==> flow/design.v <==
module fifo #(parameter WIDTH = 592, DEPTH = 4) (
    input  logic                 clk,
    input  logic                 rst_n,
    input  logic                 pop,
    input  logic                 push,
    input  logic [WIDTH-1:0]     write_data,
    output logic [WIDTH-1:0]     read_data,
    output logic                 fifo_full,
    output logic                 fifo_empty
);
    logic [WIDTH-1:0] buffer [0:DEPTH-1];
    logic [$clog2(DEPTH)-1:0] read_pointer, write_pointer;
    logic [$clog2(DEPTH):0]   count;
    assign fifo_empty = (count == 0);
    assign fifo_full  = (count == DEPTH);
    assign read_data = buffer[read_pointer];
    always_ff @(posedge clk or negedge rst_n) begin
        if (!rst_n)
            count <= 0;
        else if (push && !fifo_full && !(pop && !fifo_empty))
            count <= count + 1;
        else if (pop && !fifo_empty && !(push && !fifo_full))
            count <= count - 1;
    end
    always_ff @(posedge clk or negedge rst_n) begin
        if (!rst_n) begin
            write_pointer <= 0;
            for (int k = 0; k < DEPTH; k++)
                buffer[k] <= 0;
        end 
        else if (push && !fifo_full) begin
            buffer[write_pointer] <= write_data;
            if (write_pointer == DEPTH-1)
                write_pointer <= 0;          
            else
                write_pointer <= write_pointer + 1;
        end
    end
    always_ff @(posedge clk or negedge rst_n) begin
        if (!rst_n) begin
            read_pointer <= 0;
        end
        else if (pop && !fifo_empty) begin
            if (read_pointer == DEPTH-1)
                read_pointer <= 0;           
            else
                read_pointer <= read_pointer + 1;
        end
    end
endmodule
module header_parser (
	input  logic         clk,
	input  logic         rst_n,
	input  logic         beat_valid,    
	input  logic [7:0]   beat_data,
	input  logic         beat_last,     
	output logic         meta_valid,    
	output logic [367:0] metadata
	);
localparam HDR_BYTES = 48;
logic [7:0]  hdr [0:HDR_BYTES-1];
logic [15:0] byte_cnt;                      
always_ff @(posedge clk or negedge rst_n) begin
	if (!rst_n) begin
		byte_cnt <= 0;
		for (int k = 0; k < HDR_BYTES; k++)
			hdr[k] <= 0;
	end
	else if (beat_valid) begin
		if (beat_last) begin
			byte_cnt <= 0;
			for (int k = 0; k < HDR_BYTES; k++)
				hdr[k] <= 0;
		end
		else begin
			for (int k = 0; k < HDR_BYTES; k++)
				if (byte_cnt == k)
					hdr[k] <= beat_data;
			if (byte_cnt != 16'hFFFF)
				byte_cnt <= byte_cnt + 1;
		end
	end
end
logic [7:0] h [0:HDR_BYTES-1];
genvar i;
generate
	for (i = 0; i < HDR_BYTES; i++) begin : BYPASS
		assign h[i] = (beat_valid && byte_cnt == i) ? beat_data : hdr[i];
	end
endgenerate
logic [47:0]  dest_mac, src_mac;
logic [15:0]  eth_type, total_length;
logic [3:0]   version, ihl;
logic [7:0]   protocol;
logic [31:0]  src_ip, dest_ip;
logic [111:0] payload;
logic [15:0]  pkt_bytes;
logic [15:0]  csum;
logic [15:0]  flags;
assign dest_mac     = {h[0], h[1], h[2], h[3], h[4], h[5]};
assign src_mac      = {h[6], h[7], h[8], h[9], h[10], h[11]};
assign eth_type     = {h[12], h[13]};
assign version      = h[14][7:4];
assign ihl          = h[14][3:0];
assign total_length = {h[16], h[17]};
assign protocol     = h[23];
assign src_ip       = {h[26], h[27], h[28], h[29]};
assign dest_ip      = {h[30], h[31], h[32], h[33]};
generate
	for (i = 0; i < 14; i++) begin : PAY
		assign payload[8*i +: 8] = h[34+i];
	end
endgenerate
assign pkt_bytes = (byte_cnt == 16'hFFFF) ? 16'hFFFF : byte_cnt + 16'd1;
logic [19:0] word_sum;
logic [16:0] fold1;
always_comb begin
	word_sum = 0;
	for (int w = 0; w < 10; w++)
		word_sum = word_sum + {4'b0, h[14+2*w], h[15+2*w]};
end
assign fold1 = {1'b0, word_sum[15:0]} + {13'b0, word_sum[19:16]};
assign csum  = fold1[15:0] + {15'b0, fold1[16]};
logic is_ipv4, is_ipv6, is_short, csum_ok, len_ok;
assign is_ipv4  = (eth_type == 16'h0800);
assign is_ipv6  = (eth_type == 16'h86DD);
assign is_short = (pkt_bytes < HDR_BYTES);
assign csum_ok  = is_ipv4 && (version == 4'd4) && (ihl == 4'd5) && (csum == 16'hFFFF);
assign len_ok   = is_ipv4 && ({1'b0, total_length} + 17'd14 == {1'b0, pkt_bytes});
assign flags    = {11'b0, len_ok, csum_ok, is_short, is_ipv6, is_ipv4};
assign meta_valid = beat_valid && beat_last;
assign metadata   = {flags, csum, pkt_bytes, payload, dest_ip, src_ip,
                     protocol, total_length, version, ihl, eth_type,
                     src_mac, dest_mac};
endmodule
module packet_parser (
	input  logic         clk,
	input  logic         rst_n,       
	input  logic         s_tvalid,
	input  logic [7:0]   s_tdata,
	input  logic         s_tlast,
	output logic         s_tready,
	output logic         m_tvalid,
	input  logic         m_tready,
	output logic [367:0] m_tdata
	);
localparam METADATA_WIDTH = 368;
logic                      fifo_full, fifo_empty;
logic                      push;
logic [METADATA_WIDTH-1:0] write_data;
assign s_tready = !fifo_full;
header_parser parser (
	.clk        (clk),
	.rst_n      (rst_n),
	.beat_valid (s_tvalid && s_tready),
	.beat_data  (s_tdata),
	.beat_last  (s_tlast),
	.meta_valid (push),
	.metadata   (write_data)
);
fifo #(.WIDTH(METADATA_WIDTH), .DEPTH(4)) meta_fifo (
	.clk        (clk),
	.rst_n      (rst_n),
	.pop        (m_tready),
	.push       (push),
	.write_data (write_data),
	.read_data  (m_tdata),
	.fifo_full  (fifo_full),
	.fifo_empty (fifo_empty)
);
assign m_tvalid = !fifo_empty;
endmodule
==> Tool chain data of packet_parser <==
Tool output for the design above, in the order of the flow.
Lines are those of the file above, counted from 1.
{ "inputs": {"top": "packet_parser", "clock": "clk", "library": "sky130hd", "pvt_corner": "tt_025C_1v80"} }

==> After elaboration <==
Yosys after proc, flatten, opt, wreduce and memory -nomap, before mapping. Print and check cells are not counted.
{ "bits": {"reg_bits": 1835, "in_bits": 13, "out_inout_bits": 370, "word_cells": 458} }
{ "op_classes": {"addsub": 18, "n_cmp": 1, "eq_ne": 62, "muxes": 152, "reduce_logical": 169} }
{ "ops": {"columns": ["operator", "n"], "rows": [
  ["368-bit parallel mux with 4-bit select", 1],
  ["8-bit two-way mux", 144],
  ["16-bit by 5-bit equality test with 1-bit output with constant B", 16],
  ["16-bit by 6-bit equality test with 1-bit output with constant B", 16],
  ["20-bit by 16-bit adder with 20-bit output", 8],
  ["16-bit by 4-bit equality test with 1-bit output with constant B", 8],
  ["2-bit AND reduction", 53],
  ["2-bit nonzero test", 50],
  ["16-bit by 3-bit equality test with 1-bit output with constant B", 4],
  ["1-bit logical AND", 58],
  ["16-bit equality test with constant B", 3],
  ["16-bit two-way mux", 3],
  ["16-bit by 1-bit adder with 16-bit output with constant B", 2],
  ["16-bit by 2-bit equality test with 1-bit output with constant B", 2],
  ["16-bit by 16-bit adder with 17-bit output", 1],
  ["16-bit by 4-bit adder with 17-bit output", 1],
  ["16-bit by 4-bit adder with 17-bit output with constant B", 1],
  ["17-bit by 16-bit equality test with 1-bit output", 1],
  ["16-bit by 1-bit adder with 16-bit output", 1],
  ["16-bit by 1-bit equality test with 1-bit output with constant B", 1],
  ["16-bit by 12-bit equality test with 1-bit output with constant B", 1],
  ["16-bit != test with constant B", 1],
  ["16-bit by 6-bit < comparator with 1-bit output with constant B", 1],
  ["16-bit logical NOT", 1],
  ["2-bit equality test with constant B", 4],
  ["4-bit by 3-bit equality test with 1-bit output with constant B", 2],
  ["3-bit two-way mux", 2],
  ["1-bit logical NOT", 4]
]} }
Other operator kinds: 8; their cells: 12.

==> Depth <==
Yosys ltp: most cells in a row. Word level: on the elaborated netlist, between registers, memories and ports. Mapped: between sequential cells and ports; inverters and the memories' decode and read muxes count.
{ "logic_depth": {"word_depth": 18, "abc_area": 1, "mapped_depth": 71, "mapped_depth_nobuf": 70} }

==> Netlist <==
Source: synth_stat.txt of the flow (Yosys; design flattened, memories mapped). It holds for the ABC_AREA given above (unset counts as 0); a run with the other value may have another netlist.
Totals and module areas in this step are rounded.
{ "mapped": {"cell_count": 10199, "area_um2": 87000, "sequential_area_um2": 46000, "ff_cells": 1835, "buf_cells": 661} }
{ "by_type": {"columns": ["cell", "n", "type_area_um2"], "rows": [
  ["sky130_fd_sc_hd__dfrtp_1", 1835, 4.59E+04],
  ["sky130_fd_sc_hd__nand2_1", 2443, 9.17E+03],
  ["sky130_fd_sc_hd__o21ai_0", 1605, 8.03E+03],
  ["sky130_fd_sc_hd__inv_1", 1248, 4.68E+03],
  ["sky130_fd_sc_hd__a21oi_1", 774, 3.87E+03],
  ["sky130_fd_sc_hd__fa_1", 114, 2.28E+03],
  ["sky130_fd_sc_hd__clkbuf_1", 539, 2023.19],
  ["sky130_fd_sc_hd__a211oi_1", 195, 1.46E+03],
  ["sky130_fd_sc_hd__a22o_1", 163, 1.43E+03],
  ["sky130_fd_sc_hd__o22ai_1", 206, 1.29E+03],
  ["sky130_fd_sc_hd__a21boi_0", 163, 1.22E+03],
  ["sky130_fd_sc_hd__or2_2", 190, 1188.64],
  ["sky130_fd_sc_hd__nor2_1", 209, 784.502],
  ["sky130_fd_sc_hd__ha_1", 55, 688.16],
  ["sky130_fd_sc_hd__nand3_1", 107, 535.514],
  ["sky130_fd_sc_hd__buf_1", 73, 274.013],
  ["sky130_fd_sc_hd__nand4_1", 43, 269.008],
  ["sky130_fd_sc_hd__xor2_1", 27, 236.477]
]} }
Other cell types: 37; their cells: 210.

==> Path before layout <==
Source: OpenSTA report_checks on the synthesized netlist (no wires, ideal clock, input and output delay 20% of the period each), path of least setup slack; recovery checks are left aside. Register names are those of the netlist, which keeps one name where synthesis merged equal registers.
{ "synth_timing": {"kind": "input to register", "from": "input port s_tvalid", "to": "register meta_fifo.buffer[1][355]", "tclk_ps": 13500, "in_delay_ps": 2700, "setup_time_ps": 71, "t_first_pin_ps": 2700, "arrival_ps": 11535, "t_required_ps": 13429, "slack_ps": 1894, "path_delay_ps": 8906, "path_stages": 63, "path_buffers": 1, "period_less_setup_slack_ps": 11606} }
"path_delay_ps" is the arrival time less input delay plus setup time.
"path_stages": output pins that drive a net of the path, with the launching flip-flop's if there is one; two outputs of one cell count as two.
"period_less_setup_slack_ps" is the clock period less the worst setup slack; recovery checks do not enter. This is arithmetic on one report: input and output delays are still those of the set period (20% each).
Between the ends stands the longest chain of elaborated cells between them, by number of cells; it is not shown to be the way that was timed. Of several equally long chains one is given.
Each line given opens the expression or statement behind the cell; cells for indexed reads and writes are added by Yosys, which also makes memories of some case tables.
{ "synth_between": {"cell_sequence": "sky130_fd_sc_hd__nand2_4 -> sky130_fd_sc_hd__inv_4 -> sky130_fd_sc_hd__nand3_2 -> sky130_fd_sc_hd__inv_1 -> sky130_fd_sc_hd__buf_2 -> sky130_fd_sc_hd__or2_2 -> sky130_fd_sc_hd__inv_1 -> sky130_fd_sc_hd__a21oi_1 -> sky130_fd_sc_hd__ha_1 -> sky130_fd_sc_hd__inv_1 -> sky130_fd_sc_hd__fa_1 -> sky130_fd_sc_hd__nor2_1 -> sky130_fd_sc_hd__o21ai_0 -> sky130_fd_sc_hd__nand2_1 -> sky130_fd_sc_hd__nand2_1 -> sky130_fd_sc_hd__nand2_2 -> sky130_fd_sc_hd__nand3_2 -> sky130_fd_sc_hd__or2_1 -> [27 not listed] -> sky130_fd_sc_hd__ha_1 -> sky130_fd_sc_hd__ha_1 -> sky130_fd_sc_hd__inv_1 -> sky130_fd_sc_hd__nor2_1 -> sky130_fd_sc_hd__nand3_1 -> sky130_fd_sc_hd__nor2_1 -> sky130_fd_sc_hd__nand3_1 -> sky130_fd_sc_hd__nor2_1 -> sky130_fd_sc_hd__nand3_1 -> sky130_fd_sc_hd__nor2_1 -> sky130_fd_sc_hd__nand2_1 -> sky130_fd_sc_hd__o21ai_0 -> sky130_fd_sc_hd__nand2_1 -> sky130_fd_sc_hd__nor2_1 -> sky130_fd_sc_hd__nand2_1 -> sky130_fd_sc_hd__nor2_2 -> sky130_fd_sc_hd__nor2_1 -> sky130_fd_sc_hd__nor2_1", "elab_chain_len": 16, "cells_between": 66, "classes_between": "11 x add/sub; 4 x eq/ne; 22 x mux; 29 x reduce/logical"} }
{ "synth_lines": {"columns": ["element", "line", "text"], "rows": [
  ["from (decl)", 139, "input logic s_tvalid,"],
  ["1-bit logical AND", 155, ".beat_valid (s_tvalid && s_tready),"],
  ["1-bit logical AND", 88, "assign h[i] = (beat_valid && byte_cnt == i) ? beat_data : hdr[i];"],
  ["8-bit two-way mux", 88, null],
  ["16-bit by 16-bit adder with 17-bit output", 120, "word_sum = word_sum + {4'b0, h[14+2*w], h[15+2*w]};"],
  ["20-bit by 16-bit adder with 20-bit output (8 in a row)", 120, null],
  ["16-bit by 4-bit adder with 17-bit output", 122, "assign fold1 = {1'b0, word_sum[15:0]} + {13'b0, word_sum[19:16]};"],
  ["16-bit by 1-bit adder with 16-bit output", 123, "assign csum  = fold1[15:0] + {15'b0, fold1[16]};"],
  ["16-bit equality test", 128, "assign csum_ok  = is_ipv4 && (version == 4'd4) && (ihl == 4'd5) && (csum == 16'hFFFF);"],
  ["1-bit logical AND", 128, null],
  ["to (assign)", 29, "buffer[k] <= 0;"],
  ["to (assign)", 32, "buffer[write_pointer] <= write_data;"],
  ["to (decl)", 11, "logic [WIDTH-1:0] buffer [0:DEPTH-1];"]
]} }

==> Path in the finished layout <==
From the final timing report of stored run 1: the path of least setup slack in the routed layout; clock arrival at registers is part of the times.
The path's times are printed in steps of 10 ps; the period is the one set.
{ "layout_timing": {"kind": "input to register", "from": "input port s_tvalid", "to": "register meta_fifo.buffer[1][355]", "tclk_ps": 8100, "in_delay_ps": 1620, "setup_time_ps": 50, "t_first_pin_ps": 1620, "arrival_ps": 11070, "t_required_ps": 8800, "slack_ps": -2280, "path_stages": 66, "path_buffers": 2} }
Between the ends stands the longest chain of elaborated cells between them, by number of cells; it is not shown to be the way that was timed. Of several equally long chains one is given.
{ "layout_between": {"cell_sequence": "sky130_fd_sc_hd__buf_8 -> sky130_fd_sc_hd__nand2_8 -> sky130_fd_sc_hd__clkinv_8 -> sky130_fd_sc_hd__nand3_4 -> sky130_fd_sc_hd__inv_4 -> sky130_fd_sc_hd__or2_4 -> sky130_fd_sc_hd__inv_2 -> sky130_fd_sc_hd__a21oi_4 -> sky130_fd_sc_hd__ha_2 -> sky130_fd_sc_hd__inv_2 -> sky130_fd_sc_hd__fa_2 -> sky130_fd_sc_hd__nor2_2 -> sky130_fd_sc_hd__o21ai_1 -> sky130_fd_sc_hd__nand2_1 -> sky130_fd_sc_hd__nand2_1 -> sky130_fd_sc_hd__nand2_2 -> sky130_fd_sc_hd__nand3_2 -> sky130_fd_sc_hd__or2_4 -> [30 not listed] -> sky130_fd_sc_hd__ha_2 -> sky130_fd_sc_hd__ha_4 -> sky130_fd_sc_hd__inv_2 -> sky130_fd_sc_hd__nor2_1 -> sky130_fd_sc_hd__nand3_1 -> sky130_fd_sc_hd__nor2_2 -> sky130_fd_sc_hd__nand3_2 -> sky130_fd_sc_hd__nor2_4 -> sky130_fd_sc_hd__nand3_4 -> sky130_fd_sc_hd__nor2_4 -> sky130_fd_sc_hd__nand2_2 -> sky130_fd_sc_hd__o21ai_2 -> sky130_fd_sc_hd__nand2_1 -> sky130_fd_sc_hd__nor2_1 -> sky130_fd_sc_hd__nand2_1 -> sky130_fd_sc_hd__nor2_4 -> sky130_fd_sc_hd__nor2_1 -> sky130_fd_sc_hd__nor2_1", "elab_chain_len": 16, "cells_between": 66, "classes_between": "11 x add/sub; 4 x eq/ne; 22 x mux; 29 x reduce/logical"} }
{ "layout_lines": {"columns": ["element", "line", "text"], "rows": [
  ["from (decl)", 139, "input logic s_tvalid,"],
  ["1-bit logical AND", 155, ".beat_valid (s_tvalid && s_tready),"],
  ["1-bit logical AND", 88, "assign h[i] = (beat_valid && byte_cnt == i) ? beat_data : hdr[i];"],
  ["8-bit two-way mux", 88, null],
  ["16-bit by 16-bit adder with 17-bit output", 120, "word_sum = word_sum + {4'b0, h[14+2*w], h[15+2*w]};"],
  ["20-bit by 16-bit adder with 20-bit output (8 in a row)", 120, null],
  ["16-bit by 4-bit adder with 17-bit output", 122, "assign fold1 = {1'b0, word_sum[15:0]} + {13'b0, word_sum[19:16]};"],
  ["16-bit by 1-bit adder with 16-bit output", 123, "assign csum  = fold1[15:0] + {15'b0, fold1[16]};"],
  ["16-bit equality test", 128, "assign csum_ok  = is_ipv4 && (version == 4'd4) && (ihl == 4'd5) && (csum == 16'hFFFF);"],
  ["1-bit logical AND", 128, null],
  ["to (assign)", 29, "buffer[k] <= 0;"],
  ["to (assign)", 32, "buffer[write_pointer] <= write_data;"],
  ["to (decl)", 11, "logic [WIDTH-1:0] buffer [0:DEPTH-1];"]
]} }

--- measured runs ---
packet_parser through Yosys and OpenROAD on sky130hd: 4 stored runs, unordered, with their settings and measured results. The constraints put input and output delay at 20% of the set period each and load the outputs with 0.01 pF.
"achieved period" is the run's clock period less its worst setup slack. It is reckoned from that one timing run; input and output delays stay at 20% of the period that was set.
"allowed time less slack (worst setup path)": the worst setup path's part of the clock period (all of it between registers, 20% less for each end at a port) less its slack. A launch clock that arrives late makes it longer, a capture clock that arrives late makes it shorter.
"total power after layout" rests on the timing tool's default activity at the inputs, not on a simulated workload.
"allowed time less slack (worst setup path)" is given in steps of 10 ps.
Values from the reports are rounded here.

==> stored run 1: settings <==
{ "ABC_AREA": 1, "CELL_PAD_IN_SITES_GLOBAL_PLACEMENT": 1, "CORE_MARGIN": 9, "CORE_UTILIZATION": 52, "CTS_CLUSTER_DIAMETER": 195, "CTS_CLUSTER_SIZE": 47, "GPL_ROUTABILITY_DRIVEN": 0, "GPL_TIMING_DRIVEN": 1, "HOLD_SLACK_MARGIN": 0.28, "MAX_ROUTING_LAYER": "met4", "PLACE_DENSITY": 0.87, "SETUP_SLACK_MARGIN": 2.08, "SLEW_MARGIN": 30, "TNS_END_PERCENT": 10, "period_ns": 8.1, "CAP_MARGIN": 20 }
==> stored run 1: results <==
standard-cell area after layout: 98000 µm²
total power after layout: 30 mW
achieved period: 10380 ps
area of the die: 180000 µm²
final worst hold slack: 500 ps
chip area after synthesis (Yosys): 87000 µm²
setup TNS: -110000 ps
allowed time less slack (worst setup path): 8760 ps
worst setup path kind: input to register
final utilization: 59%
setup slack of the worst path: -2300 ps

==> stored run 2: settings <==
{ "ABC_AREA": 0, "CELL_PAD_IN_SITES_GLOBAL_PLACEMENT": 0, "CORE_MARGIN": 9, "CORE_UTILIZATION": 52, "CTS_CLUSTER_DIAMETER": 195, "CTS_CLUSTER_SIZE": 94, "GPL_ROUTABILITY_DRIVEN": 0, "GPL_TIMING_DRIVEN": 0, "HOLD_SLACK_MARGIN": 0.28, "MAX_ROUTING_LAYER": "met4", "PLACE_DENSITY": 0.8, "TNS_END_PERCENT": 10, "period_ns": 8.1, "CAP_MARGIN": 20, "SLEW_MARGIN": 20 }
==> stored run 2: results <==
standard-cell area after layout: 94000 µm²
total power after layout: 19 mW
achieved period: 12211 ps
area of the die: 180000 µm²
final worst hold slack: 510 ps
chip area after synthesis (Yosys): 85000 µm²
setup TNS: -200000 ps
allowed time less slack (worst setup path): 10590 ps
worst setup path kind: input to register
final utilization: 58%
setup slack of the worst path: -4100 ps

==> stored run 3: settings <==
{ "CORE_UTILIZATION": 56, "GPL_TIMING_DRIVEN": 1, "MAX_ROUTING_LAYER": "met5", "PLACE_DENSITY": 0.45, "TNS_END_PERCENT": 35, "period_ns": 15.5, "CAP_MARGIN": 20, "CORE_MARGIN": 2, "SLEW_MARGIN": 20 }
==> stored run 3: results <==
standard-cell area after layout: 97000 µm²
total power after layout: 13 mW
achieved period: 14687 ps
area of the die: 150000 µm²
final worst hold slack: 480 ps
chip area after synthesis (Yosys): 85000 µm²
setup TNS: 0 ps
allowed time less slack (worst setup path): 11590 ps
worst setup path kind: input to register
final utilization: 64%
setup slack of the worst path: 810 ps

==> stored run 4: settings <==
{ "ABC_AREA": 1, "CELL_PAD_IN_SITES_GLOBAL_PLACEMENT": 1, "CORE_MARGIN": 9, "CORE_UTILIZATION": 52, "CTS_CLUSTER_DIAMETER": 195, "CTS_CLUSTER_SIZE": 47, "GPL_ROUTABILITY_DRIVEN": 1, "GPL_TIMING_DRIVEN": 1, "HOLD_SLACK_MARGIN": 0.28, "MAX_ROUTING_LAYER": "met4", "PLACE_DENSITY": 0.68, "SETUP_SLACK_MARGIN": 2.08, "SLEW_MARGIN": 30, "TNS_END_PERCENT": 10, "period_ns": 8.1, "CAP_MARGIN": 20 }
==> stored run 4: results <==
standard-cell area after layout: 98000 µm²
total power after layout: 30 mW
achieved period: 10047 ps
area of the die: 180000 µm²
final worst hold slack: 490 ps
chip area after synthesis (Yosys): 87000 µm²
setup TNS: -95000 ps
allowed time less slack (worst setup path): 8430 ps
worst setup path kind: input to register
final utilization: 59%
setup slack of the worst path: -1900 ps
--- end ---
